==> flow/design.v <==
`timescale 10 ns / 1 ns
module alu(
	input  [32 - 1:0]  A,
	input  [32 - 1:0]  B,
	input  [              2:0]  ALUop,
	output                      Overflow,
	output                      CarryOut,
	output                      Zero,
	output [32 - 1:0]  Result
);
	wire CarryIn = (ALUop[2]==1'b1||ALUop[1:0]==2'b11);								 
	wire [32 :0] A_Extended = {A[32 - 1],A};	 
	wire [32 :0] B_Extended = {B[32 - 1],B};
	wire [32 :0] B_Convert = (ALUop[2]==1'b1||ALUop[1:0]==2'b11)? ~B_Extended : B_Extended; 
	wire [32 + 1:0] C = A_Extended+B_Convert+CarryIn;	 
	wire [32 - 1:0] Less;
	assign Result=({32{ALUop==3'b000}}&(A&B))
				|({32{ALUop==3'b001}}&(A|B))
				|({32{ALUop==3'b100}}&(A^B))
				|({32{ALUop==3'b101}}&~(A|B))
				|({32{ALUop[1:0]==2'b10}}&(C[32 - 1:0]))
				|({32{ALUop[1:0]==2'b11}}&(Less));
	assign Zero=(Result==32'b0);
	assign CarryOut=(ALUop[2]||ALUop[1:0])^C[32+1];
	assign Overflow=C[32]^C[32-1];				 
	assign Less={{(32-1){1'b0}},(ALUop[2]&&C[32])||((~ALUop[2])&&CarryOut)};
endmodule
`timescale 10 ns / 1 ns
module shifter (
	input  [32 - 1:0] A,
	input  [              4:0] B,
	input  [              1:0] Shiftop,
	output [32 - 1:0] Result
);
	localparam Left_logical     = 2'b00;
	localparam Right_logical    = 2'b10;
	localparam Right_arthimetic = 2'b11;
	wire   [2*32-1:0] extended_data = {{32{A[32-1]}},A};
	assign Result = {32{Shiftop==Left_logical}} & (A<<B) |
	                {32{Shiftop==Right_logical}} & (A>>B) |
					{32{Shiftop==Right_arthimetic}} & extended_data[{1'b0,B}+:32];
endmodule
`timescale 10 ns / 1 ns
module reg_file(
	input                       clk,
	input  [5 - 1:0]  waddr,
	input  [5 - 1:0]  raddr1,
	input  [5 - 1:0]  raddr2,
	input                       wen,
	input  [32 - 1:0]  wdata,
	output [32 - 1:0]  rdata1,
	output [32 - 1:0]  rdata2
);
	reg [32-1:0] rf [31:0];
	always @(posedge clk)
	begin
		if(wen==1'b1 && waddr!=5'b0) 
		rf [waddr]<= wdata; 
	end
	assign rdata1=(raddr1==0)?0:rf[raddr1];
	assign rdata2=(raddr2==0)?0:rf[raddr2]; 
endmodule
`timescale 10ns / 1ns
module custom_cpu(
	input         clk,
	input         rst,
	output [31:0] PC,
	output        Inst_Req_Valid,
	input         Inst_Req_Ready,
	input  [31:0] Instruction,
	input         Inst_Valid,
	output        Inst_Ready,
	output [31:0] Address,
	output        MemWrite,
	output [31:0] Write_data,
	output [ 3:0] Write_strb,
	output        MemRead,
	input         Mem_Req_Ready,
	input  [31:0] Read_data,
	input         Read_data_Valid,
	output        Read_data_Ready,
	output [31:0] cpu_perf_cnt_0,
	output [31:0] cpu_perf_cnt_1,
	output [31:0] cpu_perf_cnt_2
);
	wire [31:0] opnumber_1, opnumber_2;
	wire [ 2:0] ALUop;
	wire overflow,carryout,zero;
	wire [31:0] result_1;
	wire [31:0] shift_data;
	wire [ 4:0] shift_amount;
	wire [ 1:0] shiftop;
	wire [31:0] result_2;
	wire [ 4:0] RF_raddr1;
	wire [ 4:0] RF_raddr2;
	wire [31:0] RF_rdata1, RF_rdata2;
	wire	    RF_wen;
	wire [ 4:0] RF_waddr;
	wire [31:0]	RF_wdata;
	alu alu_u0(opnumber_1,opnumber_2,ALUop,overflow,carryout,zero,result_1); 
	shifter shifter_u0(shift_data,shift_amount,shiftop,result_2); 
	reg_file reg_file_u0(clk,RF_waddr,RF_raddr1,RF_raddr2,RF_wen,RF_wdata,RF_rdata1,RF_rdata2); 
	reg  [31:0] IR;  
	reg  [31:0] MDR;  
	reg  [31:0] PC_reg;  
	reg  [31:0] PC_next_reg;  
	reg  [31:0] ALUout;  
	wire [ 6:0] opcode      = IR[ 6: 0];
	wire [ 4:0] rd          = IR[11: 7];
	wire [ 2:0] funct3      = IR[14:12];
	wire [ 4:0] rs1         = IR[19:15];
	wire [ 4:0] rs2         = IR[24:20];
	wire [ 6:0] funct7      = IR[31:25];
	wire [11:0] I_immediate = IR[31:20];
	wire [11:0] S_immediate = {IR[31:25],IR[11:7]};
	wire [12:0] B_immediate = {IR[31],IR[7],IR[30:25],IR[11:8],1'b0};
	wire [31:0] U_immediate = {IR[31:12],12'b0};
	wire [20:0] J_immediate = {IR[31],IR[19:12],IR[20],IR[30:21],1'b0};
	wire R_type            = opcode[5] && opcode[4] && ~opcode[2];
	wire I_type            = ~opcode[5] && opcode[4] && ~opcode[2];
	wire R_calculate       = R_type && ~R_shift && ~multiply;
	wire R_shift           = R_type && (funct3[1:0]==2'b01);
	wire multiply          = R_type && (funct7[0]);
	wire I_calculate       = I_type && ~I_shift;
	wire I_shift           = I_type && (funct3[1:0]==2'b01);
	wire calculate         = R_calculate || I_calculate;
	wire shift             = R_shift || I_shift;
	wire jump              = opcode[6] && opcode[2];
	wire branch            = opcode[6] && ~opcode[2];
	wire load              = ~opcode[5] && ~opcode[4];
	wire store             = ~opcode[6] && opcode[5] && ~opcode[4];
	wire load_imm          = ~opcode[6] && opcode[2];
	wire jal               = jump && opcode[3];
	wire jalr              = jump && ~opcode[3];
	wire [2:0] ALUsrc_state = {(current_state[3:1]==3'b000), current_state[3],current_state[2]||current_state[1]};  
	wire [1:0] ALUsrcA      = {jalr,load_imm};
	wire [2:0] ALUsrcB1     = {branch,jal,jalr};
	wire [3:0] ALUsrcB2     = {load_imm,branch || R_calculate || multiply,load || I_calculate,store};
	localparam INIT      = 9'b000000001,  
			   IF        = 9'b000000010,  
			   IW        = 9'b000000100,  
			   ID        = 9'b000001000,  
			   EX        = 9'b000010000,  
			   STORE     = 9'b000100000,  
			   LOAD      = 9'b001000000,  
			   RDW       = 9'b010000000,  
			   WB        = 9'b100000000;  
	reg [8:0] current_state;
	reg [8:0] next_state;
	always @(posedge clk)begin
		if(rst==1'b1)
			current_state <= INIT;
		else
			current_state <= next_state;
	end
	always @(*)begin
		if(rst==1'b1)
			next_state = INIT;
		else begin
			case(current_state)
			INIT: 
				next_state = IF;  
			IF:   begin
				if(Inst_Req_Ready==1'b1)  
					next_state = IW;
				else
					next_state = IF;
			end
			IW:   begin
				if(Inst_Valid==1'b1)  
					next_state = ID;
				else
					next_state = IW;
			end
			ID:   
				next_state = EX;  
			EX:   begin
				if(branch)
					next_state = IF;
				else if(calculate||shift||jump||load_imm||multiply)
					next_state = WB;
				else if(store)
					next_state = STORE;
				else if(load)
					next_state = LOAD;
				else
					next_state = EX;
			end
			STORE:begin
				if(Mem_Req_Ready==1'b1)  
					next_state = IF;
				else
					next_state = STORE;
			end
			LOAD: begin
				if(Mem_Req_Ready==1'b1)  
					next_state = RDW;
				else
					next_state = LOAD;
			end
			RDW:  begin
				if(Read_data_Valid==1'b1)  
					next_state = WB;
				else
					next_state = RDW;
			end
			WB:
				next_state = IF;
			default:
				next_state = INIT;
			endcase
		end
	end
	always @(posedge clk)begin
		if(current_state==INIT)  
			PC_next_reg <= 32'b0;
		else if(current_state==IF || current_state==IW)  
			PC_next_reg <= ALUout;
	end
	wire [2:0] branch_type = {funct3[2:1]==2'b00,funct3[2:1]==2'b10,funct3[2:1]==2'b11};
	wire branch_condition = branch_type[2] && (funct3[0]^zero) ||
							branch_type[1] && (funct3[0]^result_1[0]) ||
							branch_type[0] && (funct3[0]^carryout);  
	always @(posedge clk)begin
		if(current_state==INIT)
			PC_reg <= 32'b0;
		else if(current_state==ID && ~jump && ~branch && ~load_imm)
			PC_reg <= PC_next_reg;
		else if(current_state==EX)begin
			if(branch && branch_condition)
				PC_reg <= ALUout;
			else if(branch && ~branch_condition)
				PC_reg <= PC_next_reg;
			else if(jump)
				PC_reg <= ALUout;
			else if(load_imm)
				PC_reg <= PC_next_reg;
		end
	end
	always @(posedge clk)begin
		if(current_state[2] && Inst_Valid)
			IR <= Instruction;
	end
	always @(posedge clk)begin
		if(current_state[7] && Read_data_Valid)
			MDR <= Read_data;
	end
	always @(posedge clk)begin
		ALUout <= result_1;
	end
	assign PC = PC_reg;
	assign RF_raddr1       = rs1;
	assign RF_raddr2       = rs2;
	wire   write_condition = calculate||shift||load||load_imm||jump||multiply;
	assign RF_wen          = (current_state == WB)&&(write_condition);
	assign RF_waddr        = rd;
	wire [31:0] calculate_wdata = {32{calculate}} & ALUout;
	wire [31:0] shift_wdata     = {32{shift}} & result_2;
	wire [63:0] full_multiply_result = RF_rdata1*RF_rdata2;
	wire [31:0] multiply_wdata  = {32{multiply}} & full_multiply_result[31:0];
	wire [31:0] jump_wdata      = {32{jump}} & PC_next_reg;
	wire [31:0] load_imm_wdata  = {32{load_imm}} & (opcode[5]? U_immediate:ALUout);
	wire [31:0] load_wdata; 
	wire [ 7:0] target_byte     = MDR[{ALUout[1:0],3'b0}+:8];
	wire [15:0] target_halfword = MDR[{ALUout[1:0],3'b0}+:16];
	wire [31:0] zeroextended_target_byte = {{24{1'b0}},target_byte};
	wire [31:0] zeroextended_target_halfword = {{16{1'b0}},target_halfword};
	wire [31:0] signextended_target_byte = {{24{target_byte[7]}},target_byte};
	wire [31:0] signextended_target_halfword = {{16{target_halfword[15]}},target_halfword};
	assign load_wdata           = {32{load}} &
								  {{32{(funct3==3'b000)}} & signextended_target_byte |
	                               {32{(funct3==3'b001)}} & signextended_target_halfword |
								   {32{(funct3==3'b010)}} & MDR |
								   {32{(funct3==3'b100)}} & zeroextended_target_byte |
								   {32{(funct3==3'b101)}} & zeroextended_target_halfword};
	assign RF_wdata             = load_wdata | calculate_wdata | shift_wdata | multiply_wdata |jump_wdata | load_imm_wdata;
	assign opnumber_1               = {32{ALUsrc_state[0]}} & PC_reg |
									  {32{ALUsrc_state[1]}} & (ALUsrcA[1]? RF_rdata1:PC_reg) |
									  {32{ALUsrc_state[2]}} & (ALUsrcA[0]? PC_reg:RF_rdata1);
	wire [31:0] signextended_Iimm   = {{20{I_immediate[11]}},I_immediate};
	wire [31:0] signextended_Jimm   = {{11{J_immediate[20]}},J_immediate};
	wire [31:0] signextended_Bimm   = {{19{B_immediate[12]}},B_immediate};
	wire [31:0] signextended_Simm   = {{20{S_immediate[11]}},S_immediate};
	assign opnumber_2               = {32{ALUsrc_state[0]}} & 32'b100 |
									  {32{ALUsrc_state[1]}} & {
										{32{ALUsrcB1[0]}} & signextended_Iimm |
										{32{ALUsrcB1[1]}} & signextended_Jimm |
										{32{ALUsrcB1[2]}} & signextended_Bimm } |
									  {32{ALUsrc_state[2]}} & {
										{32{ALUsrcB2[0]}} & signextended_Simm |
										{32{ALUsrcB2[1]}} & signextended_Iimm |
										{32{ALUsrcB2[2]}} & RF_rdata2 |
										{32{ALUsrcB2[3]}} & U_immediate};
	wire ADD_type              = (funct3==3'b000);
	wire AND_type              = funct3[2];
	wire SLT_type              = (funct3[2:1]==2'b01);
	wire [2:0] AND_op          = {~funct3[1],1'b0,funct3[1:0]==2'b10};
	wire [2:0] SLT_op          = {~funct3[0],2'b11};
	wire [2:0] ALUop_Rcal      = {3{R_calculate}} &
							     {{3{ADD_type}} & {funct7[5],2'b10} |
	                              {3{AND_type}} & AND_op |
							      {3{SLT_type}} & SLT_op};
	wire [2:0] ALUop_Ical      = {3{I_calculate}} &
								 {{3{ADD_type}} & {3'b010} |
								  {3{AND_type}} & AND_op |
								  {3{SLT_type}} & SLT_op};
	wire [2:0] ALUop_branch    = {3{branch}} &
								 {{3{~funct3[2]}} & 3'b110 |
								  {3{funct3[2:1]==2'b10}} & 3'b111 |
								  {3{funct3[1]}} & 3'b011};
	assign ALUop               = {3{ALUsrc_state[0] || ALUsrc_state[1]}} & {3'b010} |
								 {3{ALUsrc_state[2]}} & {
									{3{jump||load||store||load_imm}} & {3'b010} |
									ALUop_branch | ALUop_Rcal | ALUop_Ical
								 };
	assign shift_data   = shift? RF_rdata1 : RF_rdata2;
	assign shift_amount = {5{R_shift}} & RF_rdata2[4:0] |
						  {5{I_shift}} & I_immediate[4:0] |
						  {5{store}} & {ALUout[1:0],3'b000};
	assign shiftop      = {2{shift}} & {funct3[2],funct7[5]} |
						  {2{store}} & {2'b00};
	assign Inst_Req_Valid = current_state[1];
	assign Inst_Ready     = current_state[0] | current_state[2];
	assign Read_data_Ready= current_state[0] | current_state[7];
	assign MemRead        = current_state[6];
	assign MemWrite       = current_state[5];
	assign Address        = {32{current_state[1]}} & PC_reg |
						    {32{current_state[5] || current_state[6]}} & {ALUout[31:2],{2'b0}};
	assign Write_data     = result_2;
	wire [3:0] sb_strb    = {4{funct3[1:0]==2'b00}} & {ALUout[1:0]==2'b11,ALUout[1:0]==2'b10,ALUout[1:0]==2'b01,ALUout[1:0]==2'b00};
	wire [3:0] sh_strb    = {4{funct3[0]}} & {{2{ALUout[1]}},{2{~ALUout[1]}}};
	wire [3:0] sw_strb    = {4{funct3[1]}} & {4'b1111};
	assign Write_strb     = {4{store}} & (sb_strb | sh_strb | sw_strb);
	reg [31:0] cycle_cnt;
	always @(posedge clk)begin
		if(rst==1'b1)
			cycle_cnt <= 32'b0;
		else
			cycle_cnt <= cycle_cnt+32'b1;
	end
	assign cpu_perf_cnt_0 = cycle_cnt;
	reg [31:0] mem_cycle_cnt;
	always @(posedge clk)begin
		if(rst==1'b1)
			mem_cycle_cnt <= 32'b0;
		else if((current_state[6] || current_state[5]) && Mem_Req_Ready)  
			mem_cycle_cnt <= mem_cycle_cnt+32'b1;
	end
	assign cpu_perf_cnt_1 = mem_cycle_cnt;
	reg [31:0] inst_cycle_cnt;
	always @(posedge clk)begin
		if(rst==1'b1)
			inst_cycle_cnt <= 32'b0;
		else if(current_state[1] && Inst_Req_Ready)  
			inst_cycle_cnt <= inst_cycle_cnt+32'b1;
	end
	assign cpu_perf_cnt_2 = inst_cycle_cnt;
endmodule
---- Step by step through the tools: custom_cpu ----
What the tools print for custom_cpu, step after step.
Lines are those of the file above, counted from 1.
Operators: Yosys type, input widths -> output width; for muxes data width and select width s.
Library cell names are shortened.
The mark -- stands for no value.
design
  design top .............................. custom_cpu
  clock ................................... clk
  standard-cell library ................... sky130hd
  timing corner ........................... tt_025C_1v80

---- Word level ----
Counts by Yosys on the flattened word-level netlist (proc, flatten, opt, wreduce; memories kept). Print and check cells are left out.
Memory sizes are those after Yosys's memory passes, which may raise the word count (mostly to a power of two), join words into wider ones and drop unused or constant bits.
storage and ports
  flip-flop bits (word level) ............. 265
  RAM bits ................................ 1024
  clocked read ports x word width ......... 64
  memory cells ............................ 1
  input port bits ......................... 70
  output and inout bits ................... 201
  word-level cells ........................ 267
cells by class
  add/subtract/negate cells ............... 5
  multiply operators ...................... 1
  eq/ne operators ......................... 28
  shift operators ......................... 5
  multiplexer cells ....................... 28
  bitwise gates (word level) .............. 116
  reductions and logical operators ........ 74
memory list
  memory          words  bits a word  read ports  write ports  RTL line  text
  reg_file_u0.rf  32     32           2           1            54        reg [32-1:0] rf [31:0];
operator list
  operator               number
  $and 32x32->32         32
  $mul 32x32->32         1
  $or 32x32->32          26
  $mux 32                13
  $add 32x1->32 const B  3
  $pmux 9 s8             1
  $shiftx 64x6->32       1
  $logic_and 1x1->1      34
  $add 33x33->34         1
  $add 34x1->34          1
  $not 33->33            1
  $mux 33                1
  $or 3x32->32           1
  $and 32x1->32          1
  $and 32x16->32         1
  $xor 32x32->32         1
  $shl 32x5->32          1
  $shr 32x5->32          1
  $shiftx 32x6->16       1
  $shiftx 32x6->8        1
  $and 32x8->32          1
  $not 32->32            1
  $logic_not 32->1       1
  $mux 9                 3
  $logic_or 1x1->1       24
  $and 3x3->3            7
  $eq 2x2->1 const B     9
  $or 3x3->3             6
Not listed: further kinds 38, cells in them 82.

---- Logic depth ----
Longest topological path by Yosys (ltp), each cell counted once; first at word level (registers and memories cut), then after technology mapping (sequential cells cut; the memories' decode and read muxes count).
logic depth
  depth after elaboration ................. 33
  ABC_AREA ................................ 0
  mapped depth ............................ 39
  gate-level depth less buffers ........... 33

---- Mapped cells and area ----
Source: synth_stat.txt of the flow (Yosys; design flattened, memories mapped). It holds for the ABC_AREA given above (unset counts as 0); a run with the other value may have another netlist.
cell types
  cell      number  area in all (µm²)
  edfxtp_1  1086    3.26E+04
  mux4_2    633     1.43E+04
  fa_1      409     8.19E+03
  dfxtp_1   211     4.22E+03
  ha_1      221     2.77E+03
  nor2_1    635     2.38E+03
  inv_1     569     2.14E+03
  mux2i_1   207     2.07E+03
  nand2_1   527     1.98E+03
  a21oi_1   251     1.26E+03
  clkbuf_1  331     1.24E+03
  xnor2_1   123     1.08E+03
  o21ai_0   174     870.835
  xor2_1    95      832.048
  nand2b_1  96      600.576
  mux2_2    53      596.822
  a211oi_1  70      525.504
  nor2b_1   83      519.248
Not listed: further types 75, cells in them 1013.
synthesis totals
  cells in the netlist .................... 6787
  mapped area ............................. 85180.4 µm²
  sequential part of the area ............. 36835.3 µm²
  flip-flop cells ......................... 1297
  buffer cells ............................ 477
By module: a second synthesis without flattening, with its own total; a netlist apart from the flattened one above.
unflattened totals
  cells (unflattened synthesis) ........... 6756
  area total of the unflattened synthesis .. 84760.0 µm²
Each row is one instance without its submodules.
modules
  module      times used  cells  area (µm²)  sequential area (µm²)
  reg_file    1           2400   47013.8     30749.5
  custom_cpu  1           3224   29057.9     5885.6
  alu         1           653    4673.2      0.0
  shifter     1           479    4015.1      0.0

---- Timing after synthesis ----
Source: OpenSTA report_checks on the synthesized netlist (no wires, ideal clock, input and output delay 20% of the period each), path of least setup slack; recovery checks are left aside. Register names are those of the netlist, which keeps one name where synthesis merged equal registers.
timing path after synthesis
  kind .................................... reg-to-reg
  start point ............................. reg (no name shown)
  end point ............................... mem reg_file_u0.rf[0][29]
  period .................................. 11.0 ns
  library setup time ...................... 0.454 ns
  launch time at the first pin ............ 0.000 ns
  arrival ................................. 10.466 ns
  data required time ...................... 10.546 ns
  setup slack ............................. 0.080 ns
  path delay .............................. 10.920 ns
  stages on the path ...................... 38
  path buffers ............................ 6
  synthesis period reached ................ 10.92 ns
"path delay" is the arrival time less input delay plus setup time.
"stages on the path" counts driving pins, that of a launching flip-flop among them; a cell with two outputs on the path counts twice.
"synthesis period reached" is the clock period less the worst setup slack; recovery checks do not enter. This is arithmetic on one report: input and output delays are still those of the set period (20% each).
between the ends, after synthesis
  cell sequence ........................... dfxtp_1 > buf_2 > buf_2 > buf_2 > mux4_2 > mux4_2 > mux2i_1 > or2_2 > clkbuf_1 > clkbuf_1 > clkbuf_1 > nor2_1 > fa_1 > inv_1 > fa_1 > inv_1 > fa_1 > inv_1 > (+2 left out) > ha_1 > ha_1 > fa_1 > inv_1 > fa_1 > inv_1 > ha_1 > and3_1 > a221oi_1 > o21bai_1 > a41o_1 > o311ai_0 > nand4_1 > a41oi_1 > o21ai_0 > a31oi_1 > xnor2_1 > o21ai_0
RTL lines, path after synthesis
  item       RTL line  text
  to (decl)  54        reg [32-1:0] rf [31:0];
Chain of elaborated cells between the ends: none given.

---- Worst path after layout ----
From the final timing report of flow run A: the path of least setup slack in the routed layout; clock arrival at registers is part of the times.
timing path after layout
  kind .................................... reg-to-reg
  start point ............................. reg (no name shown)
  end point ............................... mem reg_file_u0.rf[11][27]
  period .................................. 11.0 ns
  library setup time ...................... 0.20 ns
  launch time at the first pin ............ 0.74 ns
  arrival ................................. 10.66 ns
  data required time ...................... 11.55 ns
  setup slack ............................. 0.89 ns
  stages on the path ...................... 40
  path buffers ............................ 8
between the ends, after layout
  cell sequence ........................... dfxtp_4 > buf_12 > buf_16 > mux4_2 > mux4_2 > mux2i_1 > buf_4 > or2_4 > buf_4 > nor2_1 > fa_1 > inv_1 > fa_1 > inv_1 > fa_1 > inv_1 > fa_1 > inv_1 > (+4 left out) > fa_1 > inv_1 > ha_4 > buf_4 > a221oi_4 > o21bai_1 > a41o_1 > o311ai_4 > nand4_1 > a41oi_2 > buf_4 > buf_6 > o21bai_4 > a21oi_2 > xor2_2 > nor2_4 > a211o_4 > buf_12
RTL lines, path after layout
  item       RTL line  text
  to (decl)  54        reg [32-1:0] rf [31:0];
Chain of elaborated cells between the ends: none given.
Some nets on the timed path still bear RTL names; the line given drives or declares the net.
nets with RTL names, path after layout
  signal        RTL line  text
  RF_wdata[27]  276       assign RF_wdata = load_wdata | calculate_wdata | shift_wdata | multiply_wdata |jump_wdata | load_imm_wdata;

Hand-over note for custom_cpu

Below are 4 stored runs of the flow (Yosys, OpenROAD; platform sky130hd) on custom_cpu, each with its settings and what was measured, unordered. Constraints: input delay and output delay 20% of the set period each, output load 0.01 pF.
"achieved clock period (ns)" = clock period - worst setup slack. The figure is calculated, with input and output delays left at 20% of the set period.
"worst setup path time (ns)": the worst setup path's part of the clock period (all of it between registers, 20% less for each end at a port) less its slack. A launch clock that arrives late makes it longer, a capture clock that arrives late makes it shorter.

Flow files of flow run A
==> flow/run.sh <==
#!/bin/bash
# the make line also repeats the synthesis and layout settings of config.mk as NAME=value (left out here)
make -C /OpenROAD-flow-scripts/flow DESIGN_CONFIG=/design/flow/config.mk WORK_HOME=/design/flow/orfs CLKGATE_MAP_FILE= finish
==> flow/config.mk <==
export PLATFORM = sky130hd
export DESIGN_NAME = custom_cpu
export DESIGN_NICKNAME = custom_cpu
export VERILOG_FILES = /design/flow/design.v
export SDC_FILE = /design/flow/constraint.sdc
export NUM_CORES = 4
export LEC_CHECK = 0
export CAP_MARGIN = 20
export CELL_PAD_IN_SITES_GLOBAL_PLACEMENT = 2
export CORE_ASPECT_RATIO = 0.62
export CORE_MARGIN = 2
export CORE_UTILIZATION = 57
export CTS_CLUSTER_DIAMETER = 224
export CTS_CLUSTER_SIZE = 79
export GPL_TIMING_DRIVEN = 1
export MAX_ROUTING_LAYER = met4
export PLACE_DENSITY_LB_ADDON = 0.2
export SETUP_SLACK_MARGIN = 1.76
export SLEW_MARGIN = 15
export TNS_END_PERCENT = 55
==> flow/constraint.sdc <==
create_clock -name core_clock -period 11.0 [get_ports {clk}]
set_input_delay 2.2000 -clock core_clock [delete_from_list [all_inputs] [get_ports {clk}]]
set_output_delay 2.2000 -clock core_clock [all_outputs]
set_load 0.01 [all_outputs]

report of flow run A
yosys chip area after synthesis (um^2): 85180.4
finish__design__die__area: 152638.0
finish__design__instance__area__stdcell: 96857.9
finish__design__instance__utilization: 0.6542
finish__timing__setup__ws: 0.887
finish__timing__setup__tns: 0.000
finish__timing__hold__ws: 0.508
achieved clock period (ns): 10.113
worst setup path time (ns): 10.11
worst setup path kind: reg-to-reg

Flow files of flow run B
==> flow/run.sh <==
#!/bin/bash
# the make line also repeats the synthesis and layout settings of config.mk as NAME=value (left out here)
make -C /OpenROAD-flow-scripts/flow DESIGN_CONFIG=/design/flow/config.mk WORK_HOME=/design/flow/orfs CLKGATE_MAP_FILE= finish
==> flow/config.mk <==
export PLATFORM = sky130hd
export DESIGN_NAME = custom_cpu
export DESIGN_NICKNAME = custom_cpu
export VERILOG_FILES = /design/flow/design.v
export SDC_FILE = /design/flow/constraint.sdc
export NUM_CORES = 4
export LEC_CHECK = 0
export CAP_MARGIN = 20
export CELL_PAD_IN_SITES_GLOBAL_PLACEMENT = 2
export CORE_ASPECT_RATIO = 0.78
export CORE_MARGIN = 2
export CORE_UTILIZATION = 63
export CTS_CLUSTER_DIAMETER = 351
export CTS_CLUSTER_SIZE = 79
export GPL_TIMING_DRIVEN = 0
export MAX_ROUTING_LAYER = met4
export PLACE_DENSITY_LB_ADDON = 0.2
export SLEW_MARGIN = 15
==> flow/constraint.sdc <==
create_clock -name core_clock -period 11.0 [get_ports {clk}]
set_input_delay 2.2000 -clock core_clock [delete_from_list [all_inputs] [get_ports {clk}]]
set_output_delay 2.2000 -clock core_clock [all_outputs]
set_load 0.01 [all_outputs]

report of flow run B: did not finish, place, FLW-0024

Flow files of flow run C
==> flow/run.sh <==
#!/bin/bash
# the make line also repeats the synthesis and layout settings of config.mk as NAME=value (left out here)
make -C /OpenROAD-flow-scripts/flow DESIGN_CONFIG=/design/flow/config.mk WORK_HOME=/design/flow/orfs CLKGATE_MAP_FILE= finish
==> flow/config.mk <==
export PLATFORM = sky130hd
export DESIGN_NAME = custom_cpu
export DESIGN_NICKNAME = custom_cpu
export VERILOG_FILES = /design/flow/design.v
export SDC_FILE = /design/flow/constraint.sdc
export NUM_CORES = 4
export LEC_CHECK = 0
export CAP_MARGIN = 30
export CELL_PAD_IN_SITES_DETAIL_PLACEMENT = 1
export CELL_PAD_IN_SITES_GLOBAL_PLACEMENT = 0
export CORE_MARGIN = 8
export CORE_UTILIZATION = 24
export CTS_CLUSTER_DIAMETER = 326
export CTS_CLUSTER_SIZE = 10
export GPL_TIMING_DRIVEN = 0
export MAX_ROUTING_LAYER = met5
export MIN_ROUTING_LAYER = met2
export PLACE_DENSITY_LB_ADDON = 0.11
export SETUP_SLACK_MARGIN = 2.12
export SLEW_MARGIN = 10
export TNS_END_PERCENT = 95
==> flow/constraint.sdc <==
create_clock -name core_clock -period 12.5 [get_ports {clk}]
set_input_delay 2.5000 -clock core_clock [delete_from_list [all_inputs] [get_ports {clk}]]
set_output_delay 2.5000 -clock core_clock [all_outputs]
set_load 0.01 [all_outputs]

report of flow run C
yosys chip area after synthesis (um^2): 85180.4
finish__design__die__area: 374238.0
finish__design__instance__area__stdcell: 108527.0
finish__design__instance__utilization: 0.3075
finish__timing__setup__ws: 1.682
finish__timing__setup__tns: 0.000
finish__timing__hold__ws: 0.502
achieved clock period (ns): 10.818
worst setup path time (ns): 10.82
worst setup path kind: reg-to-reg

Flow files of flow run D
==> flow/run.sh <==
#!/bin/bash
# the make line also repeats the synthesis and layout settings of config.mk as NAME=value (left out here)
make -C /OpenROAD-flow-scripts/flow DESIGN_CONFIG=/design/flow/config.mk WORK_HOME=/design/flow/orfs CLKGATE_MAP_FILE= finish
==> flow/config.mk <==
export PLATFORM = sky130hd
export DESIGN_NAME = custom_cpu
export DESIGN_NICKNAME = custom_cpu
export VERILOG_FILES = /design/flow/design.v
export SDC_FILE = /design/flow/constraint.sdc
export NUM_CORES = 4
export LEC_CHECK = 0
export CAP_MARGIN = 20
export CELL_PAD_IN_SITES_GLOBAL_PLACEMENT = 1
export CORE_ASPECT_RATIO = 1.09
export CORE_MARGIN = 2
export CORE_UTILIZATION = 40
export CTS_CLUSTER_DIAMETER = 351
export SETUP_SLACK_MARGIN = 3.04
export SLEW_MARGIN = 15
==> flow/constraint.sdc <==
create_clock -name core_clock -period 11.0 [get_ports {clk}]
set_input_delay 2.2000 -clock core_clock [delete_from_list [all_inputs] [get_ports {clk}]]
set_output_delay 2.2000 -clock core_clock [all_outputs]
set_load 0.01 [all_outputs]

report of flow run D
yosys chip area after synthesis (um^2): 85180.4
finish__design__die__area: 216663.0
finish__design__instance__area__stdcell: 104742.0
finish__design__instance__utilization: 0.4955
finish__timing__setup__ws: 1.167
finish__timing__setup__tns: 0.000
finish__timing__hold__ws: 0.470
achieved clock period (ns): 9.833
worst setup path time (ns): 9.83
worst setup path kind: reg-to-reg

End of note.
